==> flow/design.v <==
module decoder(
	input  [15:0] in1,
	input  [15:0] in2,
	input  [15:0] in3,
	input  [4:0] funct5,
	output reg [15:0] out1,
	output reg [15:0] out2,
	output reg [15:0] out3
);
	always @(*) begin
		case(funct5)
			5'b00000,5'b00001 : begin
				out1 <= in1;
				out2 <= 16'b0011111110000000;
				out3 <= in2;
			end
			5'b00010 : begin
				out1 <= in1;
				out2 <= in2;
				out3 <= 0;
			end
			5'b00100,5'b00101 : begin
				out1 <= in1;
				out2 <= in2;
				out3 <= in3;
			end
			default : begin
				out1 <= 0;
				out2 <= 0;
				out3 <= 0;
			end
		endcase
	end
endmodule
module mux_funct5(
	input [15:0] mult_add_sub,
	input [15:0] macc,
	input [4:0] funct5,
	output reg [15:0] result
);
  	always @(*) begin
		case(funct5)
			5'b00000,5'b00001,5'b00010,5'b00101,5'b00100 : result <= mult_add_sub;
			5'b00111 : result <= macc;
			default : result <= {16{1'b0}};
		endcase
  	end
endmodule
module bf16_fmadd_fmsub(
    input wire clk,
    input wire reset,
    input wire [15:0] in1,
    input wire [15:0] in2,
    input wire [15:0] in3,
    input wire [4:0] funct5,
    output reg [15:0] result
);
    reg [15:0] p1_reg_in3;
    reg [4:0] p1_reg_funct5;
    reg [31:0] p1_reg_exp_rm;
    reg [7:0] p1_reg_alu_in1;
    reg [7:0] p1_reg_alu_in2;
    reg p1_reg_s_rm;
    reg exc_flag;
    reg [15:0] exc_res;
    reg [31:0] exp_1;   
    reg [31:0] exp_2;   
    reg [7:0] alu_in1;   
    reg [7:0] alu_in2;   
    reg s_rm;   
    reg [15:0] p1_reg_exc_res;
    reg p1_reg_exc_flag; 
    reg [15:0] p2_reg_alu_rm;
    reg [31:0] p2_reg_exp_rm;
    reg p2_reg_s_rm;
    reg [15:0] p2_reg_exc_res;
    reg [15:0] p2_reg_in3;
    reg [4:0] p2_reg_funct5;
    reg p2_reg_exc_flag;
    reg signed [17:0] p3_reg_alu_m;
    reg signed [17:0] p3_reg_alu_m_shifted;
    reg signed [17:0] p3_reg_alu_in3;
    reg signed [17:0] p3_reg_alu_in3_shifted;
    reg signed [31:0] p3_reg_exp_3;
    reg signed [31:0] p3_reg_exp_m;
    reg p3_reg_s_m;
    reg p3_reg_s_in3;
    reg [15:0] p3_reg_exc_res;
    reg p3_reg_exc_flag;
    reg [4:0] p3_reg_funct5;
    reg signed [31:0] exp_s1;
    reg signed [31:0] exp_s2;
    reg signed [9:0] exp_rm_signed;
    reg signed [31:0] exp_m;   
    reg signed [31:0] exp_3;   
    reg signed [31:0] exp_r;   
    reg signed [17:0] alu_m;   
    reg signed [17:0] alu_in3;   
    reg signed [17:0] alu_m_shifted;   
    reg signed [17:0] alu_in3_shifted;   
    reg s_m;   
    reg s_in3;   
    reg [15:0] p4_reg_exc_res;
    reg p4_reg_exc_flag;
    reg [4:0] p4_reg_funct5;
    reg signed [31:0] p4_reg_exp_r;  
    reg signed [17:0] v_alu_m;
    reg signed [17:0] v_alu_in3;
    reg signed [17:0] p4_reg_alu_m;
    reg signed [17:0] p4_reg_alu_in3;
    reg signed [31:0] p5_reg_exp_r;
    reg [15:0] p5_reg_exc_res;
    reg p5_reg_exc_flag;
    reg signed [17:0] alu_r;
    reg s_r;  
    reg cancel_flag;  
    reg p5_reg_s_r;
    reg p5_reg_cancel_flag;
    reg [17:0] p5_reg_alu_r;
    reg p6_reg_exc_flag;
    reg p6_reg_s_r;
    reg p6_reg_cancel_flag;
    reg [15:0] p6_reg_exc_res;
    reg [17:0] p5_alu_r;
    reg [31:0] p5_exp_r;
    reg [17:0] p6_reg_alu_r;
    reg [31:0] p6_reg_exp_r;
    reg [17:0] p6_alu_r;
    reg [31:0] p6_exp_r;
    always @ (posedge clk) begin
        if (reset == 0) begin
            p1_reg_exp_rm <= 0;
            p1_reg_in3 <= 0;
            p1_reg_funct5 <= 0;
            p1_reg_alu_in1 <= 0;
            p1_reg_alu_in2 <= 0;
            p1_reg_s_rm <= 0;
            p1_reg_exc_flag <= 1;
            p1_reg_exc_res <= 0;
            p2_reg_alu_rm <= 0;
            p2_reg_exp_rm <= 0;
            p2_reg_s_rm <= 0;
            p2_reg_exc_res <= 0;
            p2_reg_in3 <= 0;
            p2_reg_funct5 <= 0;
            p2_reg_exc_flag <= 1;
            p3_reg_alu_m <= 0;
            p3_reg_alu_m_shifted <= 0;
            p3_reg_alu_in3 <= 0;
            p3_reg_alu_in3_shifted <= 0;
            p3_reg_exp_3 <= 0;
            p3_reg_exp_m <= 0;
            p3_reg_s_m <= 0;
            p3_reg_s_in3 <= 0;
            p3_reg_exc_res <= 0;
            p3_reg_exc_flag <= 1;
            p3_reg_funct5 <= 0;
            p4_reg_funct5 <= 0;
            p4_reg_exp_r <= 0;
            p4_reg_exc_res <= 0;
            p4_reg_exc_flag <= 1;
            p4_reg_alu_m <= 0;
            p4_reg_alu_in3 <= 0;
            p5_reg_exp_r <= 0;
            p5_reg_exc_res <= 0;
            p5_reg_exc_flag <= 1'b1;
            p5_reg_alu_r <= 0;
            p5_reg_s_r <= 0;
            p5_reg_cancel_flag <= 0;
            p6_reg_exc_flag <= 1;
            p6_reg_s_r <= 0;
            p6_reg_cancel_flag <= 0;
            p6_reg_exc_res <= 0;
            p6_reg_alu_r <= 0;
            p6_reg_exp_r <= 0;
        end else begin
            p1_reg_exp_rm <= (exp_1 + exp_2) - 127;  
            p1_reg_in3 <= in3;
            p1_reg_funct5 <= funct5;
            p1_reg_alu_in1 <= alu_in1;
            p1_reg_alu_in2 <= alu_in2;
            p1_reg_s_rm <= s_rm;
            p1_reg_exc_flag <= 1;
            p1_reg_exc_res <= 0;
            p1_reg_exc_flag <= exc_flag;
            p1_reg_exc_res <= exc_res;
            p2_reg_alu_rm <= p1_reg_alu_in1 * p1_reg_alu_in2;  
            p2_reg_exp_rm <= p1_reg_exp_rm;
            p2_reg_s_rm <= p1_reg_s_rm;
            p2_reg_exc_res <= p1_reg_exc_res;
            p2_reg_in3 <= p1_reg_in3;
            p2_reg_funct5 <= p1_reg_funct5;
            p2_reg_exc_flag <= p1_reg_exc_flag;
            p3_reg_alu_m <= alu_m;
            p3_reg_alu_m_shifted <= alu_m_shifted;
            p3_reg_alu_in3 <= alu_in3;
            p3_reg_alu_in3_shifted <= alu_in3_shifted;
            p3_reg_exp_3 <= exp_3;
            p3_reg_exp_m <= exp_m;
            p3_reg_s_m <= s_m;
            p3_reg_s_in3 <= s_in3;
            p3_reg_exc_res <= p2_reg_exc_res;
            p3_reg_exc_flag <= p2_reg_exc_flag;
            p3_reg_funct5 <= p2_reg_funct5;
            p4_reg_funct5 <= p3_reg_funct5;
            p4_reg_exp_r <= exp_r;
            p4_reg_exc_res <= p3_reg_exc_res;
            p4_reg_exc_flag <= p3_reg_exc_flag;
            p4_reg_alu_m <= v_alu_m;
            p4_reg_alu_in3 <= v_alu_in3;
            p5_reg_exp_r <= p4_reg_exp_r;
            p5_reg_exc_res <= p4_reg_exc_res;
            p5_reg_exc_flag <= p4_reg_exc_flag;
            p5_reg_alu_r <= alu_r;
            p5_reg_s_r <= s_r;
            p5_reg_cancel_flag <= cancel_flag;
            p6_reg_exc_flag <= p5_reg_exc_flag;
            p6_reg_s_r <= p5_reg_s_r;
            p6_reg_cancel_flag <= p5_reg_cancel_flag;
            p6_reg_exc_res <= p5_reg_exc_res;
            p6_reg_alu_r <= p5_alu_r;
            p6_reg_exp_r <= p5_exp_r;
        end
    end
    always @(*) begin
        if ((in1[14:7] == 0) || (in2[14:7] == 0)) begin
            exp_1 <= 0;
            exp_2 <= 127;
            alu_in1 <= 0;
            alu_in2 <= 0;
            s_rm <= 0;
        end else begin
            exp_1 <= in1[14:7];
            exp_2 <= in2[14:7];
            alu_in1 <= {1'b1,in1[6:0]};
            alu_in2 <= {1'b1,in2[6:0]};
            s_rm <= in1[15] ^ in2[15];
        end
    end
    always @(*) begin
        exc_flag = 1;
        exc_res = 16'b0000000000000000;
        if ((exp_1 == 255) || (exp_2 == 255) || (in3[14:7] == 8'b11111111)) begin
            if ((in1[6:0] != 0) && (exp_1 == 255)) begin
                exc_res = in1;
            end else if ((in2[6:0] != 0) && (exp_2 == 255)) begin
                exc_res = in2;
            end else if ((in3[6:0] != 0) && (in3[14:7] == 8'b11111111)) begin
                exc_res = in3;
            end else begin
                if (exp_1 == 255) begin
                    exc_res = in1;
                end else if (exp_2 == 255) begin
                    exc_res = in2;
                end else begin
                    exc_res = in3;
                end
            end
        end else begin
            exc_flag = 0;
        end
    end
    always @(*) begin
        exp_3 <= p2_reg_in3[14:7];
        exp_m <= p2_reg_exp_rm;
        exp_rm_signed = p2_reg_exp_rm;
        exp_s1 = ({2'b00,p2_reg_in3[14:7]}) - exp_rm_signed;
        exp_s2 = exp_rm_signed - ({2'b00,p2_reg_in3[14:7]});
        if (p2_reg_in3[14:7] == 0) begin
            alu_in3 <= 0;
            alu_in3_shifted <= 0;
            s_in3 <= 0;
        end else begin
            alu_in3 <= {4'b0001,p2_reg_in3[6:0],7'b0000000};
            alu_in3_shifted <= ({4'b0001,p2_reg_in3[6:0],7'b0000000}) >>> exp_s2;
            s_in3 <= p2_reg_in3[15];
        end
        if (p2_reg_alu_rm == 0) begin
            alu_m <= 0;
            alu_m_shifted <= 0;
            s_m <= 0;
        end else begin
            alu_m <= {2'b00,p2_reg_alu_rm};
            alu_m_shifted <= ({2'b00,p2_reg_alu_rm}) >>> exp_s1;
            s_m <= p2_reg_s_rm;
        end
    end
    always @(*) begin
        v_alu_m = p3_reg_alu_m;
        v_alu_in3 = p3_reg_alu_in3;
        if (p3_reg_exp_m >= p3_reg_exp_3) begin
            v_alu_in3 = p3_reg_alu_in3_shifted;
            exp_r <= p3_reg_exp_m;
        end else begin
            v_alu_m = p3_reg_alu_m_shifted;
            exp_r <= p3_reg_exp_3;
        end
        if (p3_reg_s_m == 1) begin
            v_alu_m =  -(v_alu_m);
        end else begin
            v_alu_m = v_alu_m;
        end
        if (p3_reg_s_in3 == 1) begin
            v_alu_in3 =  -(v_alu_in3);
        end else begin
            v_alu_in3 = v_alu_in3;
        end
    end
    always @(*) begin
        case (p4_reg_funct5)
            5'b00100, 5'b00000, 5'b00010 : begin
                alu_r = p4_reg_alu_m + p4_reg_alu_in3;
            end
            5'b00101,5'b00001 : begin
                alu_r = p4_reg_alu_m - p4_reg_alu_in3;
            end
            default : begin
              alu_r = 0;
            end
        endcase
        if (alu_r == 0) begin
           cancel_flag = 1;
        end else begin
           cancel_flag = 0;
        end
        s_r = 0;
        if (alu_r < 0) begin
            s_r = 1;
            alu_r = -(alu_r);
        end
    end
    always @(*) begin
        p5_alu_r = p5_reg_alu_r;
        p5_exp_r = p5_reg_exp_r;
        if (p5_alu_r[16] == 1) begin
            p5_exp_r = p5_exp_r + 2;
            p5_alu_r = p5_alu_r >> 2;
        end else if (p5_alu_r[15] == 1) begin
            p5_exp_r = p5_exp_r + 1;
            p5_alu_r = p5_alu_r >> 1;
        end else if (p5_alu_r[14] == 1) begin
           p5_alu_r = p5_alu_r << 0;
        end else if (p5_alu_r[13] == 1) begin
            p5_exp_r = p5_exp_r - 1;
            p5_alu_r = p5_alu_r << 1;
        end else if (p5_alu_r[12] == 1) begin
            p5_exp_r = p5_exp_r - 2;
            p5_alu_r = p5_alu_r << 2;
        end else if (p5_alu_r[11] == 1) begin
            p5_exp_r = p5_exp_r - 3;
            p5_alu_r = p5_alu_r << 3;
        end else if (p5_alu_r[10] == 1) begin
            p5_exp_r = p5_exp_r - 4;
            p5_alu_r = p5_alu_r << 4;
        end else if (p5_alu_r[9] == 1) begin
            p5_exp_r = p5_exp_r - 5;
            p5_alu_r = p5_alu_r << 5;
        end else if (p5_alu_r[8] == 1) begin
            p5_exp_r = p5_exp_r - 6;
            p5_alu_r = p5_alu_r << 6;
        end else if (p5_alu_r[7] == 1) begin
            p5_exp_r = p5_exp_r - 7;
            p5_alu_r = p5_alu_r << 7;
        end else if (p5_alu_r[6] == 1) begin
            p5_exp_r = p5_exp_r - 7;
            p5_alu_r = p5_alu_r << 8;
        end else if (p5_alu_r[5] == 1) begin
            p5_exp_r = p5_exp_r - 7;
            p5_alu_r = p5_alu_r << 9;
        end else if (p5_alu_r[4] == 1) begin
            p5_exp_r = p5_exp_r - 7;
            p5_alu_r = p5_alu_r << 10;
        end else if (p5_alu_r[3] == 1) begin
            p5_exp_r = p5_exp_r - 7;
            p5_alu_r = p5_alu_r << 11;
        end else if (p5_alu_r[2] == 1) begin
            p5_exp_r = p5_exp_r - 7;
            p5_alu_r = p5_alu_r << 12;
        end else if (p5_alu_r[1] == 1) begin
            p5_exp_r = p5_exp_r - 7;
            p5_alu_r = p5_alu_r << 13;
        end else if (p5_alu_r[0] == 1) begin
            p5_exp_r = p5_exp_r - 7;
            p5_alu_r = p5_alu_r << 14;
        end
    end
    always @(*) begin
        p6_alu_r = p6_reg_alu_r;
        p6_exp_r = p6_reg_exp_r;
        if (p6_alu_r[6] == 1) begin
            p6_alu_r[13:7] = (p6_alu_r[13:7]) + 1;
            if (p6_alu_r[13:7] == 0) begin
                p6_exp_r = p6_exp_r + 1;
            end
        end
        if (p6_reg_exc_flag == 1) begin
           result <= p6_reg_exc_res;
        end else if (p6_reg_cancel_flag == 1) begin
           result <= 0;
        end else if ((p6_exp_r >= 255) && (p6_reg_s_r == 0)) begin
           result <= 16'b0111111110000000;  
        end else if ((p6_exp_r >= 255) && (p6_reg_s_r == 1)) begin
           result <= 16'b1111111110000000;  
        end else if (p6_exp_r <= 0) begin
            result <= 16'b0000000000000000;  
        end else begin
            result[15] <= p6_reg_s_r;
            result[14:7] <= p6_exp_r;
            result[6:0] <= p6_alu_r[13:7];
        end
    end
endmodule
module bf16_mult_leaf
# (parameter G = 6) (
    input clk,
    input reset,
    input [15:0] in1,  
    input [15:0] in2,  
    output wire [G + 15:0] out_alu_m,  
    output reg [31:0] out_exp_m,  
    output reg out_s_m,  
    output reg out_exc_flag,  
    output reg out_err_code  
);
    reg [31:0] p1_reg_exp_m;
    reg [7:0] p1_reg_alu_in1;
    reg [7:0] p1_reg_alu_in2;
    reg p1_reg_s_m;
    reg p1_reg_exc_flag;
    reg p1_reg_err_code;
    reg [31:0] exp_1;
    reg [31:0] exp_2;
    reg [7:0] alu_in1;
    reg [7:0] alu_in2;
    reg s_m;   
    reg exc_flag;
    reg err_code;
    wire [G-1:0] guard;
    reg [15:0] s_alu_m;
    assign guard = 0;
    always @(*) begin
        if ((in1[14:7] == 0) || (in2[14:7] == 0)) begin
            exp_1 <= 0;
            exp_2 <= 0;
            alu_in1 <= 0;
            alu_in2 <= 0;
            s_m <= 0;
        end else begin
            exp_1 <= in1[14:7];
            exp_2 <= in2[14:7];
            alu_in1 <= {1'b1,in1[6:0]};
            alu_in2 <= {1'b1,in2[6:0]};
            s_m <= in1[15] ^ in2[15];
        end
    end
  always @(*) begin 
      exc_flag = 1;
      err_code = 0;
      if ((exp_1 == 255) || (exp_2 == 255)) begin
          if (in1[6:0] != 0 && exp_1 == 255 || in2[6:0] != 0 && exp_2 == 255) begin
              err_code = 1;
          end else begin
              err_code = 0;
          end
      end else begin
          exc_flag = 0;
      end
  end
  always @(posedge clk) begin
      if (reset == 0) begin
          p1_reg_exp_m <= 0;
          p1_reg_alu_in1 <= 0;
          p1_reg_alu_in2 <= 0;
          p1_reg_s_m <= 0;
          p1_reg_exc_flag <= 1;
          p1_reg_err_code <= 0;
          s_alu_m <= 0;
          out_exp_m <= 0;
          out_s_m <= 0;
          out_err_code <= 0;
          out_exc_flag <= 1;
      end else begin
          p1_reg_exp_m <= exp_1 + exp_2;  
          p1_reg_alu_in1 <= alu_in1;
          p1_reg_alu_in2 <= alu_in2;
          p1_reg_s_m <= s_m;
          p1_reg_exc_flag <= exc_flag;
          p1_reg_err_code <= err_code;
          s_alu_m <= p1_reg_alu_in1 * p1_reg_alu_in2;
          out_exp_m <= p1_reg_exp_m;
          out_s_m <= p1_reg_s_m;
          out_err_code <= p1_reg_err_code;
          out_exc_flag <= p1_reg_exc_flag;
      end
  end
  assign out_alu_m = {guard, s_alu_m};
endmodule
module bf16_add_branch
# (parameter G = 6) (
    input clk,
    input reset,
    input [G + 15:0] in1,
    input [31:0] exp_1,
    input s_in1,
    input exc_flag_1,
    input err_code_1,
    input [G + 15:0] in2,
    input [31:0] exp_2,
    input s_in2,
    input exc_flag_2,
    input err_code_2,
    output reg [G + 15:0] out_alu_r,
    output reg [31:0] out_exp_r,
    output reg out_s_r,
    output reg out_exc_flag,
    output reg out_err_code
);
    reg signed [G + 15:0] p1_reg_alu_in2;
    reg signed [G + 15:0] p1_reg_alu_in2_shifted;
    reg signed [G + 15:0] p1_reg_alu_in1;
    reg signed [G + 15:0] p1_reg_alu_in1_shifted;
    reg signed [31:0] p1_reg_exp_1;
    reg signed [31:0] p1_reg_exp_2;
    reg p1_reg_s_in2;
    reg p1_reg_s_in1;
    reg p1_reg_exc_flag;
    reg p1_reg_err_code;  
    reg signed [31:0] p2_reg_exp_r;
    reg p2_reg_exc_flag;
    reg p2_reg_err_code;
    reg signed [G + 15:0] p2_reg_alu_in1;
    reg signed [G + 15:0] p2_reg_alu_in2;
    reg signed [G + 15:0] v_alu_in1;
    reg signed [G + 15:0] v_alu_in2;
    reg signed [G + 15:0] alu_r;
    reg s_r;
    reg signed [31:0] exp_r;
    reg signed [G + 15:0] alu_in1;
    reg signed [G + 15:0] alu_in1_shifted;
    reg signed [G + 15:0] alu_in2;
    reg signed [G + 15:0] alu_in2_shifted;
    reg exc_flag;
    reg err_code;
    wire [G - 1:0] guard;  
    assign guard = 0;
    always @(*) begin
        if (exc_flag_1 == 1 || exc_flag_2 == 1) begin
            exc_flag <= 1;
            err_code <= err_code_1 | err_code_2;
        end else begin
            exc_flag <= 0;
            err_code <= 0;
        end
    end
    always @(*) begin: S1
        reg signed [31:0] exp_s1;
        reg signed [31:0] exp_s2;
        if ((exp_1 - exp_2) < 0) begin
           exp_s1 =  -(exp_1 - exp_2);
        end else begin
           exp_s1 = exp_1 - exp_2;
        end
        if ((exp_2 - exp_1) < 0) begin
            exp_s2 =  -(exp_2 - exp_1);
        end else begin
            exp_s2 = exp_2 - exp_1;
        end
        alu_in1 <= in1;
        alu_in1_shifted <= (in1) >>> exp_s2;
        alu_in2 <= in2;
        alu_in2_shifted <= (in2) >>> exp_s1;
    end
    always @(*) begin: S2
        v_alu_in1 = p1_reg_alu_in1;
        v_alu_in2 = p1_reg_alu_in2;
        if (p1_reg_exp_2 >= p1_reg_exp_1) begin
            v_alu_in1 = p1_reg_alu_in1_shifted;
            exp_r <= p1_reg_exp_2;
        end else begin
            v_alu_in2 = p1_reg_alu_in2_shifted;
            exp_r <= p1_reg_exp_1;
        end
        if (p1_reg_s_in1 == 1) begin
            v_alu_in1 =  -(v_alu_in1);
        end else begin
            v_alu_in1 = v_alu_in1;
        end
        if (p1_reg_s_in2 == 1) begin
            v_alu_in2 =  -(v_alu_in2);
        end else begin
            v_alu_in2 = v_alu_in2;
        end
    end
    always @(*) begin: S3
        reg signed [31:0] v_exp;
        v_exp = p2_reg_exp_r;
        alu_r = p2_reg_alu_in2 + p2_reg_alu_in1;
        s_r = 0;
        if (alu_r < 0) begin
            s_r = 1;
            alu_r =  -(alu_r);
        end
    end
    always @(posedge clk) begin
        if (reset == 0) begin
            p1_reg_alu_in2 <= 0;
            p1_reg_alu_in2_shifted <= 0;
            p1_reg_alu_in1 <= 0;
            p1_reg_alu_in1_shifted <= 0;
            p1_reg_exp_1 <= 0;
            p1_reg_exp_2 <= 0;
            p1_reg_s_in2 <= 0;
            p1_reg_s_in1 <= 0;
            p1_reg_exc_flag <= 1;
            p1_reg_err_code <= 0;
            p2_reg_exp_r <= 0;
            p2_reg_exc_flag <= 1;
            p2_reg_err_code <= 0;
            p2_reg_alu_in1 <= 0;
            p2_reg_alu_in2 <= 0;
            out_exp_r <= 0;
            out_exc_flag <= 1;
            out_err_code <= 0;
            out_alu_r <= 0;
            out_s_r <= 0;
        end else begin
            p1_reg_alu_in2 <= alu_in2;
            p1_reg_alu_in2_shifted <= alu_in2_shifted;
            p1_reg_alu_in1 <= alu_in1;
            p1_reg_alu_in1_shifted <= alu_in1_shifted;
            p1_reg_exp_1 <= exp_1;
            p1_reg_exp_2 <= exp_2;
            p1_reg_s_in2 <= s_in2;
            p1_reg_s_in1 <= s_in1;
            p1_reg_exc_flag <= exc_flag;
            p1_reg_err_code <= err_code;
            p2_reg_exp_r <= exp_r;
            p2_reg_exc_flag <= p1_reg_exc_flag;
            p2_reg_err_code <= p1_reg_err_code;
            p2_reg_alu_in1 <= v_alu_in1;
            p2_reg_alu_in2 <= v_alu_in2;
            out_exp_r <= p2_reg_exp_r;
            out_exc_flag <= p2_reg_exc_flag;
            out_err_code <= p2_reg_err_code;
            out_alu_r <= alu_r;
            out_s_r <= s_r;
        end
    end
endmodule
module bf16_add_root
# (parameter G = 6)(
    input clk,
    input reset,
    input [G + 15:0] in1,
    input [31:0] exp_1,
    input s_in1,
    input exc_flag_1,
    input err_code_1,
    input [G + 15:0] in2,
    input [31:0] exp_2,
    input s_in2,
    input exc_flag_2,
    input err_code_2,
    output reg [15:0] result
);
    reg signed [G + 15:0] p1_reg_alu_in2;
    reg signed [G + 15:0] p1_reg_alu_in2_shifted;
    reg signed [G + 15:0] p1_reg_alu_in1;
    reg signed [G + 15:0] p1_reg_alu_in1_shifted;
    reg signed [31:0] p1_reg_exp_1;
    reg signed [31:0] p1_reg_exp_2;
    reg p1_reg_s_in2;
    reg p1_reg_s_in1;
    reg p1_reg_exc_flag;
    reg p1_reg_err_code;  
    reg signed [31:0] p2_reg_exp_r;
    reg p2_reg_exc_flag;
    reg p2_reg_err_code;
    reg signed [G + 15:0] p2_reg_alu_in1;
    reg signed [G + 15:0] p2_reg_alu_in2; 
    reg signed [G + 15:0] v_alu_in1;
    reg signed [G + 15:0] v_alu_in2; 
    reg signed [31:0] p3_reg_exp_r;
    reg p3_reg_exc_flag;
    reg p3_reg_err_code;
    reg signed [G + 15:0] p3_reg_alu_r;
    reg p3_reg_s_r;
    reg p3_reg_cancel_flag;  
    reg p4_reg_exc_flag;
    reg p4_reg_err_code;
    reg signed [31:0] p4_reg_exp_r;
    reg signed [G + 15:0] p4_reg_alu_r;
    reg p4_reg_s_r;
    reg p4_reg_cancel_flag;
    reg signed [G + 15:0] alu_in1;
    reg signed [G + 15:0] alu_in1_shifted;
    reg signed [G + 15:0] alu_in2;
    reg signed [G + 15:0] alu_in2_shifted;
    reg exc_flag;
    reg err_code;
    wire [G - 1:0] guard;  
    reg signed [31:0] exp_r;
    reg signed [G + 15:0] alu_r;
    reg s_r;
    reg cancel_flag;
    reg signed [G + 15:0] v_alu_r;
    reg signed [31:0] v_exp_r;
    assign guard = 0;
    always @(*) begin
        if (exc_flag_1 == 1 || exc_flag_2 == 1) begin
            exc_flag <= 1;
            err_code <= err_code_1 | err_code_2;
        end else begin
            exc_flag <= 0;
            err_code <= 0;
        end
    end
  always @(*) begin: S1
      reg signed [31:0] exp_s1;
      reg signed [31:0] exp_s2;
      if((exp_1 - exp_2) < 0) begin
          exp_s1 =  -(exp_1 - exp_2);
      end else begin
          exp_s1 = exp_1 - exp_2;
      end
      if ((exp_2 - exp_1) < 0) begin
          exp_s2 =  -(exp_2 - exp_1);
      end else begin
          exp_s2 = exp_2 - exp_1;
      end
      alu_in1 <= in1;
      alu_in1_shifted <= (in1) >>> exp_s2;
      alu_in2 <= in2;
      alu_in2_shifted <= (in2) >>> exp_s1;
  end
    always @(*) begin : S2
        v_alu_in1 = p1_reg_alu_in1;
        v_alu_in2 = p1_reg_alu_in2;
        if ((p1_reg_exp_2 >= p1_reg_exp_1)) begin
            v_alu_in1 = p1_reg_alu_in1_shifted;
            exp_r <= p1_reg_exp_2;
        end else begin
            v_alu_in2 = p1_reg_alu_in2_shifted;
            exp_r <= p1_reg_exp_1;
        end
        if (p1_reg_s_in1 == 1) begin
            v_alu_in1 =  -(v_alu_in1);
        end else begin
            v_alu_in1 = v_alu_in1;
        end
        if (p1_reg_s_in2 == 1) begin
            v_alu_in2 =  -(v_alu_in2);
        end else begin
            v_alu_in2 = v_alu_in2;
        end
    end
    always @(*) begin: S3
        reg signed [31:0] v_exp;
        v_exp = p2_reg_exp_r;
        alu_r = p2_reg_alu_in2 + p2_reg_alu_in1;
        if (alu_r == {guard,16'b0000000000000000}) begin
            cancel_flag = 1;
        end else begin
            cancel_flag = 0;
        end
        s_r = 0;
        if (alu_r < 0) begin
            s_r = 1;
            alu_r =  -(alu_r);
        end
    end
    always @(*) begin
        v_alu_r = p3_reg_alu_r;
        v_exp_r = p3_reg_exp_r;
        if (v_alu_r[20] == 1) begin
            v_exp_r = v_exp_r + 6;
            v_alu_r = (v_alu_r) >> 6;
        end else if (v_alu_r[19] == 1) begin
            v_exp_r = v_exp_r + 5;
            v_alu_r = (v_alu_r) >> 5;
        end else if (v_alu_r[18] == 1) begin
            v_exp_r = v_exp_r + 4;
            v_alu_r = (v_alu_r) >> 4;
        end else if (v_alu_r[17] == 1) begin
            v_exp_r = v_exp_r + 3;
            v_alu_r = (v_alu_r) >> 3;
        end else if (v_alu_r[16] == 1) begin
            v_exp_r = v_exp_r + 2;
            v_alu_r = (v_alu_r) >> 2;
        end else if (v_alu_r[15] == 1) begin
            v_exp_r = v_exp_r + 1;
            v_alu_r = (v_alu_r) >> 1;
        end else if (v_alu_r[14] == 1) begin
            v_alu_r = (v_alu_r) << 0;
        end else if (v_alu_r[13] == 1) begin
            v_exp_r = v_exp_r - 1;
            v_alu_r = (v_alu_r) << 1;
        end else if (v_alu_r[12] == 1) begin
            v_exp_r = v_exp_r - 2;
            v_alu_r = (v_alu_r) << 2;
        end else if (v_alu_r[11] == 1) begin
            v_exp_r = v_exp_r - 3;
            v_alu_r = (v_alu_r) << 3;
        end else if (v_alu_r[10] == 1) begin
            v_exp_r = v_exp_r - 4;
            v_alu_r = (v_alu_r) << 4;
        end else if (v_alu_r[9] == 1) begin
            v_exp_r = v_exp_r - 5;
            v_alu_r = (v_alu_r) << 5;
        end else if (v_alu_r[8] == 1) begin
            v_exp_r = v_exp_r - 6;
            v_alu_r = (v_alu_r) << 6;
        end else if (v_alu_r[7] == 1) begin
            v_exp_r = v_exp_r - 7;
            v_alu_r = (v_alu_r) << 7;
        end else if (v_alu_r[6] == 1) begin
            v_exp_r = v_exp_r - 7;
            v_alu_r = (v_alu_r) << 8;
        end else if (v_alu_r[5] == 1) begin
            v_exp_r = v_exp_r - 7;
            v_alu_r = (v_alu_r) << 9;
        end else if (v_alu_r[4] == 1) begin
            v_exp_r = v_exp_r - 7;
            v_alu_r = (v_alu_r) << 10;
        end else if (v_alu_r[3] == 1) begin
            v_exp_r = v_exp_r - 7;
            v_alu_r = (v_alu_r) << 11;
        end else if (v_alu_r[2] == 1) begin
            v_exp_r = v_exp_r - 7;
            v_alu_r = (v_alu_r) << 12;
        end else if (v_alu_r[1] == 1) begin
            v_exp_r = v_exp_r - 7;
            v_alu_r = (v_alu_r) << 13;
        end else if (v_alu_r[0] == 1) begin
            v_exp_r = v_exp_r - 7;
            v_alu_r = (v_alu_r) << 14;
        end
    end
    always @(*) begin: S5
        reg signed [G + 15:0] v_alu_r;
        reg signed [31:0] v_exp_r;
        v_alu_r = p4_reg_alu_r;
        v_exp_r = p4_reg_exp_r;
        if (v_alu_r[6] == 1) begin
            v_alu_r[13:7] = v_alu_r[13:7] + 1;
            if(v_alu_r[13:7] == 0) begin
                v_exp_r = v_exp_r + 1;
            end
        end
        if (p4_reg_exc_flag == 1) begin
            if (p4_reg_err_code == 1) begin
                result <= {p4_reg_s_r,15'b111111110000001};  
            end else begin
                result <= {p4_reg_s_r,15'b111111110000000};  
            end
        end else if (p4_reg_cancel_flag == 1) begin
            result <= 0;
        end else if ((v_exp_r > 381) && p4_reg_s_r == 0) begin
            result <= 16'b0111111110000000;  
        end else if ((v_exp_r > 381) && p4_reg_s_r == 1) begin
            result <= 16'b1111111110000000;  
        end else if (v_exp_r < 128) begin
            result <= 16'b0000000000000000;  
        end else begin
            result[15] <= p4_reg_s_r;
            result[14:7] <= (v_exp_r) - 127;
            result[6:0] <= v_alu_r[13:7];
        end
    end
    always @(posedge clk) begin
        if (reset == 0) begin
            p1_reg_alu_in2 <= 0;
            p1_reg_alu_in2_shifted <= 0;
            p1_reg_alu_in1 <= 0;
            p1_reg_alu_in1_shifted <= 0;
            p1_reg_exp_1 <= 0;
            p1_reg_exp_2 <= 0;
            p1_reg_s_in2 <= 0;
            p1_reg_s_in1 <= 0;
            p1_reg_exc_flag <= 1;
            p1_reg_err_code <= 0;
            p2_reg_exp_r <= 0;
            p2_reg_exc_flag <= 1;
            p2_reg_err_code <= 0;
            p2_reg_alu_in1 <= 0;
            p2_reg_alu_in2 <= 0;
            p3_reg_exp_r <= 0;
            p3_reg_exc_flag <= 1;
            p3_reg_err_code <= 0;
            p3_reg_alu_r <= 0;
            p3_reg_s_r <= 0;
            p3_reg_cancel_flag <= 0;
            p4_reg_exc_flag <= 1;
            p4_reg_err_code <= 0;
            p4_reg_s_r <= 0;
            p4_reg_cancel_flag <= 0;
            p4_reg_alu_r <= 0;
            p4_reg_exp_r <= 0;
        end else begin
            p1_reg_alu_in2 <= alu_in2;
            p1_reg_alu_in2_shifted <= alu_in2_shifted;
            p1_reg_alu_in1 <= alu_in1;
            p1_reg_alu_in1_shifted <= alu_in1_shifted;
            p1_reg_exp_1 <= exp_1;
            p1_reg_exp_2 <= exp_2;
            p1_reg_s_in2 <= s_in2;
            p1_reg_s_in1 <= s_in1;
            p1_reg_exc_flag <= exc_flag;
            p1_reg_err_code <= err_code;
            p2_reg_exp_r <= exp_r;
            p2_reg_exc_flag <= p1_reg_exc_flag;
            p2_reg_err_code <= p1_reg_err_code;
            p2_reg_alu_in1 <= v_alu_in1;
            p2_reg_alu_in2 <= v_alu_in2;
            p3_reg_exp_r <= p2_reg_exp_r;
            p3_reg_exc_flag <= p2_reg_exc_flag;
            p3_reg_err_code <= p2_reg_err_code;
            p3_reg_alu_r <= alu_r;
            p3_reg_s_r <= s_r;
            p3_reg_cancel_flag <= cancel_flag;
            p4_reg_exc_flag <= p3_reg_exc_flag;
            p4_reg_err_code <= p3_reg_err_code;
            p4_reg_s_r <= p3_reg_s_r;
            p4_reg_cancel_flag <= p3_reg_cancel_flag;
            p4_reg_alu_r <= v_alu_r;
            p4_reg_exp_r <= v_exp_r;
        end
    end
endmodule
module bf16_SIMD_MACC
# (parameter G = 6) (
    input clk,
    input reset,
    input [15:0] in1,
    input [15:0] in2,
    input  [15:0] in3,
    input  [15:0] in4,
    input  [15:0] in5,
    input  [15:0] in6,
    input  [15:0] in7,
    input  [15:0] in8,
    input  [15:0] in9,
    input  [15:0] in10,
    input  [15:0] in11,
    input  [15:0] in12,
    input  [15:0] in13,
    input  [15:0] in14,
    input  [15:0] in15,
    input  [15:0] in16,
    input  [15:0] in17,
    input  [15:0] in18,
    output wire [15:0] result
);
    wire [G + 15:0] m1_alu_m;
    wire [31:0] m1_exp_m;
    wire m1_s_m;
    wire m1_exc_flag;
    wire m1_err_code;
    wire [G + 15:0] m2_alu_m;
    wire [31:0] m2_exp_m;
    wire m2_s_m;
    wire m2_exc_flag;
    wire m2_err_code;
    wire [G + 15:0] m3_alu_m;
    wire [31:0] m3_exp_m;
    wire m3_s_m;
    wire m3_exc_flag;
    wire m3_err_code;
    wire [G + 15:0] m4_alu_m;
    wire [31:0] m4_exp_m;
    wire m4_s_m;
    wire m4_exc_flag;
    wire m4_err_code;
    wire [G + 15:0] m5_alu_m;
    wire [31:0] m5_exp_m;
    wire m5_s_m;
    wire m5_exc_flag;
    wire m5_err_code;
    wire [G + 15:0] m6_alu_m;
    wire [31:0] m6_exp_m;
    wire m6_s_m;
    wire m6_exc_flag;
    wire m6_err_code;
    wire [G + 15:0] m7_alu_m;
    wire [31:0] m7_exp_m;
    wire m7_s_m;
    wire m7_exc_flag;
    wire m7_err_code;
    wire [G + 15:0] m8_alu_m;
    wire [31:0] m8_exp_m;
    wire m8_s_m;
    wire m8_exc_flag;
    wire m8_err_code;
    wire [G + 15:0] m9_alu_m;
    wire [31:0] m9_exp_m;
    wire m9_s_m;
    wire m9_exc_flag;
    wire m9_err_code;
    wire [G + 15:0] a1_alu_r;
    wire [31:0] a1_exp_r;
    wire a1_s_r;
    wire a1_exc_flag;
    wire a1_err_code;
    wire [G + 15:0] a2_alu_r;
    wire [31:0] a2_exp_r;
    wire a2_s_r;
    wire a2_exc_flag;
    wire a2_err_code;
    wire [G + 15:0] a3_alu_r;
    wire [31:0] a3_exp_r;
    wire a3_s_r;
    wire a3_exc_flag;
    wire a3_err_code;
    wire [G + 15:0] a4_alu_r;
    wire [31:0] a4_exp_r;
    wire a4_s_r;
    wire a4_exc_flag;
    wire a4_err_code;
    wire [G + 15:0] a5_alu_r;
    wire [31:0] a5_exp_r;
    wire a5_s_r;
    wire a5_exc_flag;
    wire a5_err_code;
    wire [G + 15:0] a6_alu_r;
    wire [31:0] a6_exp_r;
    wire a6_s_r;
    wire a6_exc_flag;
    wire a6_err_code;
    wire [G + 15:0] a7_alu_r;
    wire [31:0] a7_exp_r;
    wire a7_s_r;
    wire a7_exc_flag;
    wire a7_err_code;
    reg [15:0] p1_in17;
    reg [15:0] p1_in18;
    reg [15:0] p2_in17;
    reg [15:0] p2_in18;
    reg [15:0] p3_in17;
    reg [15:0] p3_in18;
    reg [15:0] p4_in17;
    reg [15:0] p4_in18;
    reg [15:0] p5_in17;
    reg [15:0] p5_in18;
    reg [15:0] p6_in17;
    reg [15:0] p6_in18;
    reg [15:0] p7_in17;
    reg [15:0] p7_in18;
    reg [15:0] p8_in17;
    reg [15:0] p8_in18;
    reg [15:0] p9_in17;
    reg [15:0] p9_in18;
    wire [15:0] in17_m;
    wire [15:0] in18_m;
    always @ (posedge clk) begin
        if (reset == 0) begin
            p1_in17 <= 0;
            p1_in18 <= 0;
            p2_in17 <= 0;
            p2_in18 <= 0;
            p3_in17 <= 0;
            p3_in18 <= 0;
            p4_in17 <= 0;
            p4_in18 <= 0;
            p5_in17 <= 0;
            p5_in18 <= 0;
            p6_in17 <= 0;
            p6_in18 <= 0;
            p7_in17 <= 0;
            p7_in18 <= 0;
            p8_in17 <= 0;
            p8_in18 <= 0;
            p9_in17 <= 0;
            p9_in18 <= 0;
        end else begin
            p1_in17 <= in17;
            p1_in18 <= in18;
            p2_in17 <= p1_in17;
            p2_in18 <= p1_in18;
            p3_in17 <= p2_in17;
            p3_in18 <= p2_in18;
            p4_in17 <= p3_in17;
            p4_in18 <= p3_in18;
            p5_in17 <= p4_in17;
            p5_in18 <= p4_in18;
            p6_in17 <= p5_in17;
            p6_in18 <= p5_in18;
            p7_in17 <= p6_in17;
            p7_in18 <= p6_in18;
            p8_in17 <= p7_in17;
            p8_in18 <= p7_in18;
            p9_in17 <= p8_in17;
            p9_in18 <= p8_in18;
        end
    end
    assign in17_m = p9_in17;
    assign in18_m = p9_in18;
    bf16_mult_leaf MULT1(
        .clk(clk),
        .reset(reset),
        .in1(in1),
        .in2(in2),
        .out_alu_m(m1_alu_m),
        .out_exp_m(m1_exp_m),
        .out_s_m(m1_s_m),
        .out_exc_flag(m1_exc_flag),
        .out_err_code(m1_err_code));
    bf16_mult_leaf MULT2(
        .clk(clk),
        .reset(reset),
        .in1(in3),
        .in2(in4),
        .out_alu_m(m2_alu_m),
        .out_exp_m(m2_exp_m),
        .out_s_m(m2_s_m),
        .out_exc_flag(m2_exc_flag),
        .out_err_code(m2_err_code));
    bf16_mult_leaf MULT3(
        .clk(clk),
        .reset(reset),
        .in1(in5),
        .in2(in6),
        .out_alu_m(m3_alu_m),
        .out_exp_m(m3_exp_m),
        .out_s_m(m3_s_m),
        .out_exc_flag(m3_exc_flag),
        .out_err_code(m3_err_code));
    bf16_mult_leaf MULT4(
        .clk(clk),
        .reset(reset),
        .in1(in7),
        .in2(in8),
        .out_alu_m(m4_alu_m),
        .out_exp_m(m4_exp_m),
        .out_s_m(m4_s_m),
        .out_exc_flag(m4_exc_flag),
        .out_err_code(m4_err_code));
    bf16_mult_leaf MULT5(
        .clk(clk),
        .reset(reset),
        .in1(in9),
        .in2(in10),
        .out_alu_m(m5_alu_m),
        .out_exp_m(m5_exp_m),
        .out_s_m(m5_s_m),
        .out_exc_flag(m5_exc_flag),
        .out_err_code(m5_err_code));
    bf16_mult_leaf MULT6(
        .clk(clk),
        .reset(reset),
        .in1(in11),
        .in2(in12),
        .out_alu_m(m6_alu_m),
        .out_exp_m(m6_exp_m),
        .out_s_m(m6_s_m),
        .out_exc_flag(m6_exc_flag),
        .out_err_code(m6_err_code));
    bf16_mult_leaf MULT7(
        .clk(clk),
        .reset(reset),
        .in1(in13),
        .in2(in14),
        .out_alu_m(m7_alu_m),
        .out_exp_m(m7_exp_m),
        .out_s_m(m7_s_m),
        .out_exc_flag(m7_exc_flag),
        .out_err_code(m7_err_code));
    bf16_mult_leaf MULT8(
        .clk(clk),
        .reset(reset),
        .in1(in15),
        .in2(in16),
        .out_alu_m(m8_alu_m),
        .out_exp_m(m8_exp_m),
        .out_s_m(m8_s_m),
        .out_exc_flag(m8_exc_flag),
        .out_err_code(m8_err_code));
    bf16_mult_leaf MULT9(
        .clk(clk),
        .reset(reset),
        .in1(in17_m),
        .in2(in18_m),
        .out_alu_m(m9_alu_m),
        .out_exp_m(m9_exp_m),
        .out_s_m(m9_s_m),
        .out_exc_flag(m9_exc_flag),
        .out_err_code(m9_err_code));
    bf16_add_branch ADD1(
        .clk(clk),
        .reset(reset),
        .in1(m1_alu_m),
        .exp_1(m1_exp_m),
        .s_in1(m1_s_m),
        .exc_flag_1(m1_exc_flag),
        .err_code_1(m1_err_code),
        .in2(m2_alu_m),
        .exp_2(m2_exp_m),
        .s_in2(m2_s_m),
        .exc_flag_2(m2_exc_flag),
        .err_code_2(m2_err_code),
        .out_alu_r(a1_alu_r),
        .out_exp_r(a1_exp_r),
        .out_s_r(a1_s_r),
        .out_exc_flag(a1_exc_flag),
        .out_err_code(a1_err_code));
    bf16_add_branch ADD2(
        .clk(clk),
        .reset(reset),
        .in1(m3_alu_m),
        .exp_1(m3_exp_m),
        .s_in1(m3_s_m),
        .exc_flag_1(m3_exc_flag),
        .err_code_1(m3_err_code),
        .in2(m4_alu_m),
        .exp_2(m4_exp_m),
        .s_in2(m4_s_m),
        .exc_flag_2(m4_exc_flag),
        .err_code_2(m4_err_code),
        .out_alu_r(a2_alu_r),
        .out_exp_r(a2_exp_r),
        .out_s_r(a2_s_r),
        .out_exc_flag(a2_exc_flag),
        .out_err_code(a2_err_code));
    bf16_add_branch ADD3(
        .clk(clk),
        .reset(reset),
        .in1(m5_alu_m),
        .exp_1(m5_exp_m),
        .s_in1(m5_s_m),
        .exc_flag_1(m5_exc_flag),
        .err_code_1(m5_err_code),
        .in2(m6_alu_m),
        .exp_2(m6_exp_m),
        .s_in2(m6_s_m),
        .exc_flag_2(m6_exc_flag),
        .err_code_2(m6_err_code),
        .out_alu_r(a3_alu_r),
        .out_exp_r(a3_exp_r),
        .out_s_r(a3_s_r),
        .out_exc_flag(a3_exc_flag),
        .out_err_code(a3_err_code));
    bf16_add_branch ADD4(
        .clk(clk),
        .reset(reset),
        .in1(m7_alu_m),
        .exp_1(m7_exp_m),
        .s_in1(m7_s_m),
        .exc_flag_1(m7_exc_flag),
        .err_code_1(m7_err_code),
        .in2(m8_alu_m),
        .exp_2(m8_exp_m),
        .s_in2(m8_s_m),
        .exc_flag_2(m8_exc_flag),
        .err_code_2(m8_err_code),
        .out_alu_r(a4_alu_r),
        .out_exp_r(a4_exp_r),
        .out_s_r(a4_s_r),
        .out_exc_flag(a4_exc_flag),
        .out_err_code(a4_err_code));
    bf16_add_branch ADD5(
        .clk(clk),
        .reset(reset),
        .in1(a1_alu_r),
        .exp_1(a1_exp_r),
        .s_in1(a1_s_r),
        .exc_flag_1(a1_exc_flag),
        .err_code_1(a1_err_code),
        .in2(a2_alu_r),
        .exp_2(a2_exp_r),
        .s_in2(a2_s_r),
        .exc_flag_2(a2_exc_flag),
        .err_code_2(a2_err_code),
        .out_alu_r(a5_alu_r),
        .out_exp_r(a5_exp_r),
        .out_s_r(a5_s_r),
        .out_exc_flag(a5_exc_flag),
        .out_err_code(a5_err_code));
    bf16_add_branch ADD6(
        .clk(clk),
        .reset(reset),
        .in1(a3_alu_r),
        .exp_1(a3_exp_r),
        .s_in1(a3_s_r),
        .exc_flag_1(a3_exc_flag),
        .err_code_1(a3_err_code),
        .in2(a4_alu_r),
        .exp_2(a4_exp_r),
        .s_in2(a4_s_r),
        .exc_flag_2(a4_exc_flag),
        .err_code_2(a4_err_code),
        .out_alu_r(a6_alu_r),
        .out_exp_r(a6_exp_r),
        .out_s_r(a6_s_r),
        .out_exc_flag(a6_exc_flag),
        .out_err_code(a6_err_code));
    bf16_add_branch ADD7(
        .clk(clk),
        .reset(reset),
        .in1(a5_alu_r),
        .exp_1(a5_exp_r),
        .s_in1(a5_s_r),
        .exc_flag_1(a5_exc_flag),
        .err_code_1(a5_err_code),
        .in2(a6_alu_r),
        .exp_2(a6_exp_r),
        .s_in2(a6_s_r),
        .exc_flag_2(a6_exc_flag),
        .err_code_2(a6_err_code),
        .out_alu_r(a7_alu_r),
        .out_exp_r(a7_exp_r),
        .out_s_r(a7_s_r),
        .out_exc_flag(a7_exc_flag),
        .out_err_code(a7_err_code));
    bf16_add_root ROOT(
        .clk(clk),
        .reset(reset),
        .in1(a7_alu_r),
        .exp_1(a7_exp_r),
        .s_in1(a7_s_r),
        .exc_flag_1(a7_exc_flag),
        .err_code_1(a7_err_code),
        .in2(m9_alu_m),
        .exp_2(m9_exp_m),
        .s_in2(m9_s_m),
        .exc_flag_2(m9_exc_flag),
        .err_code_2(m9_err_code),
        .result(result));
endmodule
module bf16_unit
# (parameter G = 6) (
    input  clk,
    input  reset,
    input  [15:0] in1,
    input  [15:0] in2,
    input  [15:0] in3,
    input  [15:0] in4,
    input  [15:0] in5,
    input  [15:0] in6,
    input  [15:0] in7,
    input  [15:0] in8,
    input  [15:0] in9,
    input  [15:0] in10,
    input  [15:0] in11,
    input  [15:0] in12,
    input  [15:0] in13,
    input  [15:0] in14,
    input  [15:0] in15,
    input  [15:0] in16,
    input  [15:0] in17,
    input  [15:0] in18,
    input  [4:0] funct5,
    output wire [15:0] result
);
    reg [4:0] p1_funct5;
    reg [4:0] p2_funct5;
    reg [4:0] p3_funct5;
    reg [4:0] p4_funct5;
    reg [4:0] p5_funct5;
    reg [4:0] p6_funct5;
    reg [4:0] p7_funct5;
    reg [4:0] p8_funct5;
    reg [4:0] p9_funct5;
    reg [4:0] p10_funct5;
    reg [4:0] p11_funct5;
    reg [4:0] p12_funct5;
    reg [4:0] p13_funct5;
    reg [4:0] p14_funct5;
    reg [4:0] p15_funct5;
    reg [15:0] p1_in1;
    reg [15:0] p1_in2;
    reg [15:0] p1_in3;
    reg [15:0] p2_in1;
    reg [15:0] p2_in2;
    reg [15:0] p2_in3;
    reg [15:0] p3_in1;
    reg [15:0] p3_in2;
    reg [15:0] p3_in3;
    reg [15:0] p4_in1;
    reg [15:0] p4_in2;
    reg [15:0] p4_in3;
    reg [15:0] p5_in1;
    reg [15:0] p5_in2;
    reg [15:0] p5_in3;
    reg [15:0] p6_in1;
    reg [15:0] p6_in2;
    reg [15:0] p6_in3;
    reg [15:0] p7_in1;
    reg [15:0] p7_in2;
    reg [15:0] p7_in3; 
    reg [15:0] p8_in1;
    reg [15:0] p8_in2;
    reg [15:0] p8_in3; 
    reg [15:0] p9_in1;
    reg [15:0] p9_in2;
    reg [15:0] p9_in3; 
    wire [15:0] mux_mult_add_sub;
    wire [15:0] mux_macc;
    wire [15:0] s_in1;
    wire [15:0] s_in2;
    wire [15:0] s_in3;
    bf16_SIMD_MACC bf16_SIMD(
      .clk(clk),
      .reset(reset),
      .in1(in1),
      .in2(in2),
      .in3(in3),
      .in4(in4),
      .in5(in5),
      .in6(in6),
      .in7(in7),
      .in8(in8),
      .in9(in9),
      .in10(in10),
      .in11(in11),
      .in12(in12),
      .in13(in13),
      .in14(in14),
      .in15(in15),
      .in16(in16),
      .in17(in17),
      .in18(in18),
      .result(mux_macc));
    decoder dec(
      .in1(p9_in1),
      .in2(p9_in2),
      .in3(p9_in3),
      .funct5(p9_funct5),
      .out1(s_in1),
      .out2(s_in2),
      .out3(s_in3));
    bf16_fmadd_fmsub fmadd_fmsub(
      .clk(clk),
      .reset(reset),
      .in1(s_in1),
      .in2(s_in2),
      .in3(s_in3),
      .funct5(p9_funct5),
      .result(mux_mult_add_sub));
    mux_funct5 mux(
      .mult_add_sub(mux_mult_add_sub),
      .macc(mux_macc),
      .funct5(p15_funct5),
      .result(result));
    always @(posedge clk) begin
        if (reset == 0) begin
            p1_funct5 <= 0;
            p2_funct5 <= 0;
            p3_funct5 <= 0;
            p4_funct5 <= 0;
            p5_funct5 <= 0;
            p6_funct5 <= 0;
            p7_funct5 <= 0;
            p8_funct5 <= 0;
            p9_funct5 <= 0;
            p10_funct5 <= 0;
            p11_funct5 <= 0;
            p12_funct5 <= 0;
            p13_funct5 <= 0;
            p14_funct5 <= 0;
            p15_funct5 <= 0;
            p1_in1 <= 0;
            p1_in2 <= 0;
            p1_in3 <= 0;
            p2_in1 <= 0;
            p2_in2 <= 0;
            p2_in3 <= 0;
            p3_in1 <= 0;
            p3_in2 <= 0;
            p3_in3 <= 0;
            p4_in1 <= 0;
            p4_in2 <= 0;
            p4_in3 <= 0;
            p5_in1 <= 0;
            p5_in2 <= 0;
            p5_in3 <= 0;
            p6_in1 <= 0;
            p6_in2 <= 0;
            p6_in3 <= 0;
            p7_in1 <= 0;
            p7_in2 <= 0;
            p7_in3 <= 0;
            p8_in1 <= 0;
            p8_in2 <= 0;
            p8_in3 <= 0;
            p9_in1 <= 0;
            p9_in2 <= 0;
            p9_in3 <= 0;
        end else begin
            p1_funct5 <= funct5;
            p2_funct5 <= p1_funct5;
            p3_funct5 <= p2_funct5;
            p4_funct5 <= p3_funct5;
            p5_funct5 <= p4_funct5;
            p6_funct5 <= p5_funct5;
            p7_funct5 <= p6_funct5;
            p8_funct5 <= p7_funct5;
            p9_funct5 <= p8_funct5;
            p10_funct5 <= p9_funct5;
            p11_funct5 <= p10_funct5;
            p12_funct5 <= p11_funct5;
            p13_funct5 <= p12_funct5;
            p14_funct5 <= p13_funct5;
            p15_funct5 <= p14_funct5;
            p1_in1 <= in1;
            p1_in2 <= in2;
            p1_in3 <= in3;
            p2_in1 <= p1_in1;
            p2_in2 <= p1_in2;
            p2_in3 <= p1_in3;
            p3_in1 <= p2_in1;
            p3_in2 <= p2_in2;
            p3_in3 <= p2_in3;
            p4_in1 <= p3_in1;
            p4_in2 <= p3_in2;
            p4_in3 <= p3_in3;
            p5_in1 <= p4_in1;
            p5_in2 <= p4_in2;
            p5_in3 <= p4_in3;
            p6_in1 <= p5_in1;
            p6_in2 <= p5_in2;
            p6_in3 <= p5_in3;
            p7_in1 <= p6_in1;
            p7_in2 <= p6_in2;
            p7_in3 <= p6_in3;
            p8_in1 <= p7_in1;
            p8_in2 <= p7_in2;
            p8_in3 <= p7_in3;
            p9_in1 <= p8_in1;
            p9_in2 <= p8_in2;
            p9_in3 <= p8_in3;
        end
    end
endmodule
---- From RTL to reports: bf16_unit ----
Tool output for the design above, in the order of the flow.
Lines are those of the file above, counted from 1.
Library cell names are shortened.
Not given: -
set-up
  top module .............................. bf16_unit
  clock input ............................. clk
  library ................................. sky130hd
  timing corner ........................... tt_025C_1v80

---- Word-level counts ----
Yosys after proc, flatten, opt, wreduce and memory -nomap, before mapping. Memory bits, and registers merged into a memory's read port (data or address), are not among the register bits. Print and check cells are not counted. Equal cells are merged and count once.
operators by class
  equality and inequality tests ........... 34
  bitwise logic cells ..................... 21
  mux-type cells .......................... 270
  reductions and logical operators ........ 151
  multipliers ............................. 10
  $add $sub $neg .......................... 109
  shift-type cells ........................ 18
  magnitude comparators ................... 38
operators with widths
  kind                                                            number
  32-bit 2-to-1 mux                                               66
  8-bit by 8-bit multiplier with 16-bit output                    10
  22-bit 2-to-1 mux                                               40
  32-bit by 8-bit == test with 1-bit output with constant B       18
  22-bit negation                                                 24
  32-bit by 1-bit < comparator with 1-bit output with constant B  16
  32-bit subtractor                                               16
  32-bit negation                                                 16
  14-bit 2-to-1 mux                                               36
  8-bit 2-to-1 mux                                                51
  16-bit by 32-bit >>> shifter with 22-bit output                 9
  32-bit adder                                                    9
  32-bit greater-or-equal comparator                              8
  22-bit by 32-bit >>> shifter with 22-bit output                 7
  32-bit by 3-bit subtractor with 32-bit output with constant B   6
  22-bit by 1-bit < comparator with 1-bit output with constant B  8
  22-bit adder                                                    8
  8-bit logical NOT                                               21
  7-bit nonzero test                                              21
  32-bit by 4-bit subtractor with 32-bit output with constant B   4
  32-bit by 2-bit adder with 32-bit output with constant B        3
  32-bit by 2-bit subtractor with 32-bit output with constant B   3
  32-bit by 4-bit adder with 32-bit output with constant B        3
  16-bit case mux with 2-bit select                               3
  16-bit 2-to-1 mux                                               6
  7-bit 2-to-1 mux                                                12
  18-bit 2-to-1 mux                                               4
  32-bit by 1-bit adder with 32-bit output with constant B        2
Other operator kinds: 42; their cells: 221.
storage and ports
  input bits .............................. 295
  output and inout port bits .............. 16
  flip-flop bits (word level) ............. 4,551
  elaborated cells ........................ 1,040

---- Depth ----
Longest topological path by Yosys (ltp), each cell counted once; first at word level (registers and memories cut), then after technology mapping (sequential cells cut; the memories' decode and read muxes count).
logic depth
  depth after elaboration ................. 22
  ABC_AREA ................................ 0
  depth in mapped cells ................... 22
  mapped depth without buffers ............ 20

---- After synthesis ----
Yosys stat after the flow's synthesis: flattened, memories mapped to cells. It holds for the ABC_AREA given above (unset counts as 0); a run with the other value may have another netlist.
cell types
  type      number  total area (um^2)
  dfxtp_1   3,218   6.44E+04
  and2_1    2,117   1.32E+04
  ha_1      936     1.17E+04
  fa_1      413     8,267.93
  nor2_1    1,838   6.9E+03
  mux2i_1   658     6.59E+03
  nand2_1   1,400   5,255.04
  a21oi_1   958     4.79E+03
  xnor2_1   543     4.76E+03
  inv_1     1,038   3.9E+03
  o21ai_0   718     3.59E+03
  clkbuf_1  800     3,002.88
  nor3_1    565     2.83E+03
  xor2_1    266     2.33E+03
  a211oi_1  225     1,689.12
  and3_1    259     1.62E+03
  mux2_2    122     1.37E+03
  a21o_1    175     1,313.76
Not listed: further types 78, cells in them 2531.
synthesis totals
  cell count .............................. 18,780
  flip-flop cells ......................... 3,218
  chip area (Yosys) ....................... 165,785.3 um^2
  area of sequential cells ................ 64,421.8 um^2
By module: a second synthesis without flattening, with its own total; a netlist apart from the flattened one above.
unflattened totals
  cells (unflattened synthesis) ........... 27,185
  area (unflattened synthesis) ............ 236,194.0 um^2
Rows give one instance, submodules left out.
modules
  module            seq. area (um^2)  cells  area (um^2)  instances
  bf16_add_branch   5,825.6           2,151  18,064.8     7
  bf16_mult_leaf    1,101.1           455    4,282.9      9
  bf16_add_root     6,706.4           3,523  25,862.3     1
  bf16_fmadd_fmsub  8,588.2           2,711  22,973.3     1
  bf16_unit         10,149.7          1,070  13,774.5     1
  bf16_SIMD_MACC    5,765.5           607    7,719.9      1
  decoder           0.0               100    645.6        1
  mux_funct5        0.0               22     219.0        1

---- Worst setup path after synthesis ----
OpenSTA on the mapped netlist: ideal clock, no wires. The path of least setup slack (recovery checks aside). Input and output delay are each 20% of the period. Register names are those of the netlist, which keeps one name where synthesis merged equal registers.
timing post-synthesis
  kind .................................... reg2out
  start ................................... register fmadd_fmsub.p6_reg_alu_r[7]
  end ..................................... output result[6]
  period .................................. 9,000 ps
  stages on the path ...................... 14
  delay of the path ....................... 3,287 ps
  output delay ............................ 1,800 ps
  data required time ...................... 7,200 ps
  slack ................................... 3,913 ps
  data arrival time ....................... 3,287 ps
  launch time at the first pin ............ 0 ps
  path buffers ............................ 2
  synthesis period reached ................ 5,087 ps
"delay of the path" = arrival - input delay + setup time.
At an output port there is no setup time.
"stages on the path": output pins that drive a net of the path, with the launching flip-flop's if there is one; two outputs of one cell count as two.
"synthesis period reached" is the clock period less the worst setup slack; recovery checks do not enter. This is arithmetic on one report: input and output delays are still those of the set period (20% each).
The rows between start and end are the longest chain of elaborated cells between them; the timing report does not say that the signal goes this way. Where chains are equally long, one stands for them.
A line is the first line of the expression or statement that the cell stems from. Yosys adds cells for indexed reads and writes and turns some case tables into memories.
between the ends, post-synthesis
  cell sequence ........................... dfxtp_1 -> ha_1 -> and3_1 -> xnor2_1 -> o2111ai_1 -> clkbuf_1 -> nor3_1 -> xor2_1 -> nor3_1 -> a21oi_1 -> a211oi_1 -> and4_1 -> buf_2 -> a221o_1
  length of the longest elaborated chain .. 11
  elaborated cells on any way between the ends .. 15
  those cells by class .................... add/sub: 1; compare: 2; mux: 9; reduce/logical: 3
ends and longest elaborated chain, post-synthesis
  item                                             line  RTL
  from (decl)                                      126   reg [17:0] p6_reg_alu_r;
  from (assign)                                    174   p6_reg_alu_r <= 0;
  from (assign)                                    221   p6_reg_alu_r <= p5_alu_r;
  7-bit by 1-bit adder with 7-bit output           391   p6_alu_r[13:7] = (p6_alu_r[13:7]) + 1;
  7-bit logical NOT                                392   if (p6_alu_r[13:7] == 0) begin
  32-bit 2-to-1 mux                                392
  32-bit 2-to-1 mux                                390   if (p6_alu_r[6] == 1) begin
  32-bit by 1-bit <= comparator with 1-bit output  404   end else if (p6_exp_r <= 0) begin
  7-bit 2-to-1 mux                                 404
  7-bit 2-to-1 mux                                 402   end else if ((p6_exp_r >= 255) && (p6_reg_s_r == 1)) begin
  7-bit 2-to-1 mux                                 400   end else if ((p6_exp_r >= 255) && (p6_reg_s_r == 0)) begin
  7-bit 2-to-1 mux                                 398   end else if (p6_reg_cancel_flag == 1) begin
  7-bit 2-to-1 mux                                 396   if (p6_reg_exc_flag == 1) begin
  16-bit case mux with 2-bit select                42    case(funct5)
  to (decl)                                        1351  output wire [15:0] result

---- Worst path after layout ----
From the final timing report of job 1: the path of least setup slack in the routed layout; clock arrival at registers is part of the times.
The path's times are printed in steps of 10 ps; the period is the one set.
timing post-layout
  kind .................................... reg2out
  start ................................... register fmadd_fmsub.p6_reg_alu_r[7]
  end ..................................... output result[15]
  stages on the path ...................... 13
  slack ................................... 1,370 ps
  launch time at the first pin ............ 950 ps
  data required time ...................... 7,200 ps
  output delay ............................ 1,800 ps
  data arrival time ....................... 5,830 ps
  period .................................. 9,000 ps
  path buffers ............................ 1
The rows between start and end are the longest chain of elaborated cells between them; the timing report does not say that the signal goes this way. Where chains are equally long, one stands for them.
between the ends, post-layout
  cell sequence ........................... dfxtp_1 -> ha_1 -> nand2_1 -> nor3_1 -> o2111ai_1 -> or4_1 -> o21ai_0 -> a31o_2 -> nand4_1 -> a2111oi_4 -> a311oi_1 -> a211o_1 -> clkdlybuf4s50_1
  length of the longest elaborated chain .. 11
  elaborated cells on any way between the ends .. 14
  those cells by class .................... add/sub: 1; compare: 2; mux: 8; reduce/logical: 3
ends and longest elaborated chain, post-layout
  item                                             line  RTL
  from (decl)                                      126   reg [17:0] p6_reg_alu_r;
  from (assign)                                    174   p6_reg_alu_r <= 0;
  from (assign)                                    221   p6_reg_alu_r <= p5_alu_r;
  7-bit by 1-bit adder with 7-bit output           391   p6_alu_r[13:7] = (p6_alu_r[13:7]) + 1;
  7-bit logical NOT                                392   if (p6_alu_r[13:7] == 0) begin
  32-bit 2-to-1 mux                                392
  32-bit 2-to-1 mux                                390   if (p6_alu_r[6] == 1) begin
  32-bit by 1-bit <= comparator with 1-bit output  404   end else if (p6_exp_r <= 0) begin
  1-bit 2-to-1 mux                                 404
  1-bit 2-to-1 mux                                 402   end else if ((p6_exp_r >= 255) && (p6_reg_s_r == 1)) begin
  1-bit 2-to-1 mux                                 400   end else if ((p6_exp_r >= 255) && (p6_reg_s_r == 0)) begin
  1-bit 2-to-1 mux                                 398   end else if (p6_reg_cancel_flag == 1) begin
  1-bit 2-to-1 mux                                 396   if (p6_reg_exc_flag == 1) begin
  16-bit case mux with 2-bit select                42    case(funct5)
  to (decl)                                        1351  output wire [15:0] result

Appendix: measured runs

Below are 4 stored runs of the flow (Yosys, OpenROAD; platform sky130hd) on bf16_unit, each with its settings and what was measured, unordered. Constraints: input delay and output delay 20% of the set period each, output load 0.01 pF.
"period achieved" is the run's clock period less its worst setup slack. It is reckoned from that one timing run; input and output delays stay at 20% of the period that was set.
"critical setup path time" means the part of the period allowed to the worst setup path (the constraints hold back 20% at inputs and 20% at outputs) less its slack; where the path has registers, the arrival times of their clocks count too.
By "total design power" is meant OpenSTA's value without simulated activity: inputs other than the clock are taken to toggle once in ten clock periods, and the tool carries that through the logic.
"critical setup path time" is given in steps of 10 ps.

---- job 1 ----
settings
  CORE_UTILIZATION = 40
  PLACE_DENSITY = 0.6
  period_ns = 9.0
  CAP_MARGIN = 20
  CORE_MARGIN = 2
  SLEW_MARGIN = 20
results
  smallest hold slack ..................... 401 ps
  period achieved ......................... 7,634 ps
  utilization ............................. 44.9%
  total die area .......................... 419,632.0 um^2
  setup slack of the worst path ........... 1,366 ps
  total negative slack on setup checks .... 0 ps
  standard-cell area after layout ......... 185,502.0 um^2
  Yosys chip area after synthesis ......... 165,785.3 um^2
  critical setup path time ................ 5,830 ps
  worst setup path type ................... reg2out
  total design power ...................... 34.238 mW

---- job 2 ----
settings
  ABC_AREA = 1
  CORE_ASPECT_RATIO = 0.52
  CORE_UTILIZATION = 42
  CTS_CLUSTER_DIAMETER = 80
  GPL_ROUTABILITY_DRIVEN = 1
  HOLD_SLACK_MARGIN = 0.18
  PLACE_DENSITY = 0.4
  SETUP_SLACK_MARGIN = 3.69
  period_ns = 13.8
  CAP_MARGIN = 20
  CORE_MARGIN = 2
  SLEW_MARGIN = 20
results
  standard-cell area after layout ......... 194,234.0 um^2
  total die area .......................... 424,055.0 um^2
  utilization ............................. 46.6%
  Yosys chip area after synthesis ......... 175,806.1 um^2
  setup slack of the worst path ........... 5,401 ps
  period achieved ......................... 8,399 ps
  total negative slack on setup checks .... 0 ps
  critical setup path time ................ 5,640 ps
  worst setup path type ................... reg2out
  smallest hold slack ..................... 379 ps
  total design power ...................... 30.831 mW

---- job 3 ----
settings
  CORE_UTILIZATION = 40
  PLACE_DENSITY = 0.6
  SETUP_SLACK_MARGIN = -0.46
  period_ns = 7.67
  CAP_MARGIN = 20
  CORE_MARGIN = 2
  SLEW_MARGIN = 20
results
  utilization ............................. 45.0%
  setup slack of the worst path ........... 462 ps
  standard-cell area after layout ......... 185,903.0 um^2
  smallest hold slack ..................... 370 ps
  critical setup path time ................ 5,670 ps
  worst setup path type ................... reg2out
  total die area .......................... 419,632.0 um^2
  Yosys chip area after synthesis ......... 165,785.3 um^2
  total negative slack on setup checks .... 0 ps
  total design power ...................... 40.672 mW
  period achieved ......................... 7,208 ps

---- job 4 ----
settings
  CELL_PAD_IN_SITES_DETAIL_PLACEMENT = 1
  CELL_PAD_IN_SITES_GLOBAL_PLACEMENT = 2
  CORE_UTILIZATION = 40
  GPL_ROUTABILITY_DRIVEN = 0
  MIN_ROUTING_LAYER = met2
  PLACE_DENSITY_LB_ADDON = 0.12
  SETUP_SLACK_MARGIN = -0.19
  period_ns = 11.7
  CAP_MARGIN = 20
  CORE_MARGIN = 2
  SLEW_MARGIN = 20
results
  setup slack of the worst path ........... 3,533 ps
  utilization ............................. 45.1%
  standard-cell area after layout ......... 186,210.0 um^2
  total die area .......................... 419,632.0 um^2
  Yosys chip area after synthesis ......... 165,785.3 um^2
  period achieved ......................... 8,167 ps
  smallest hold slack ..................... 403 ps
  critical setup path time ................ 5,830 ps
  worst setup path type ................... reg2out
  total design power ...................... 27.164 mW
  total negative slack on setup checks .... 0 ps
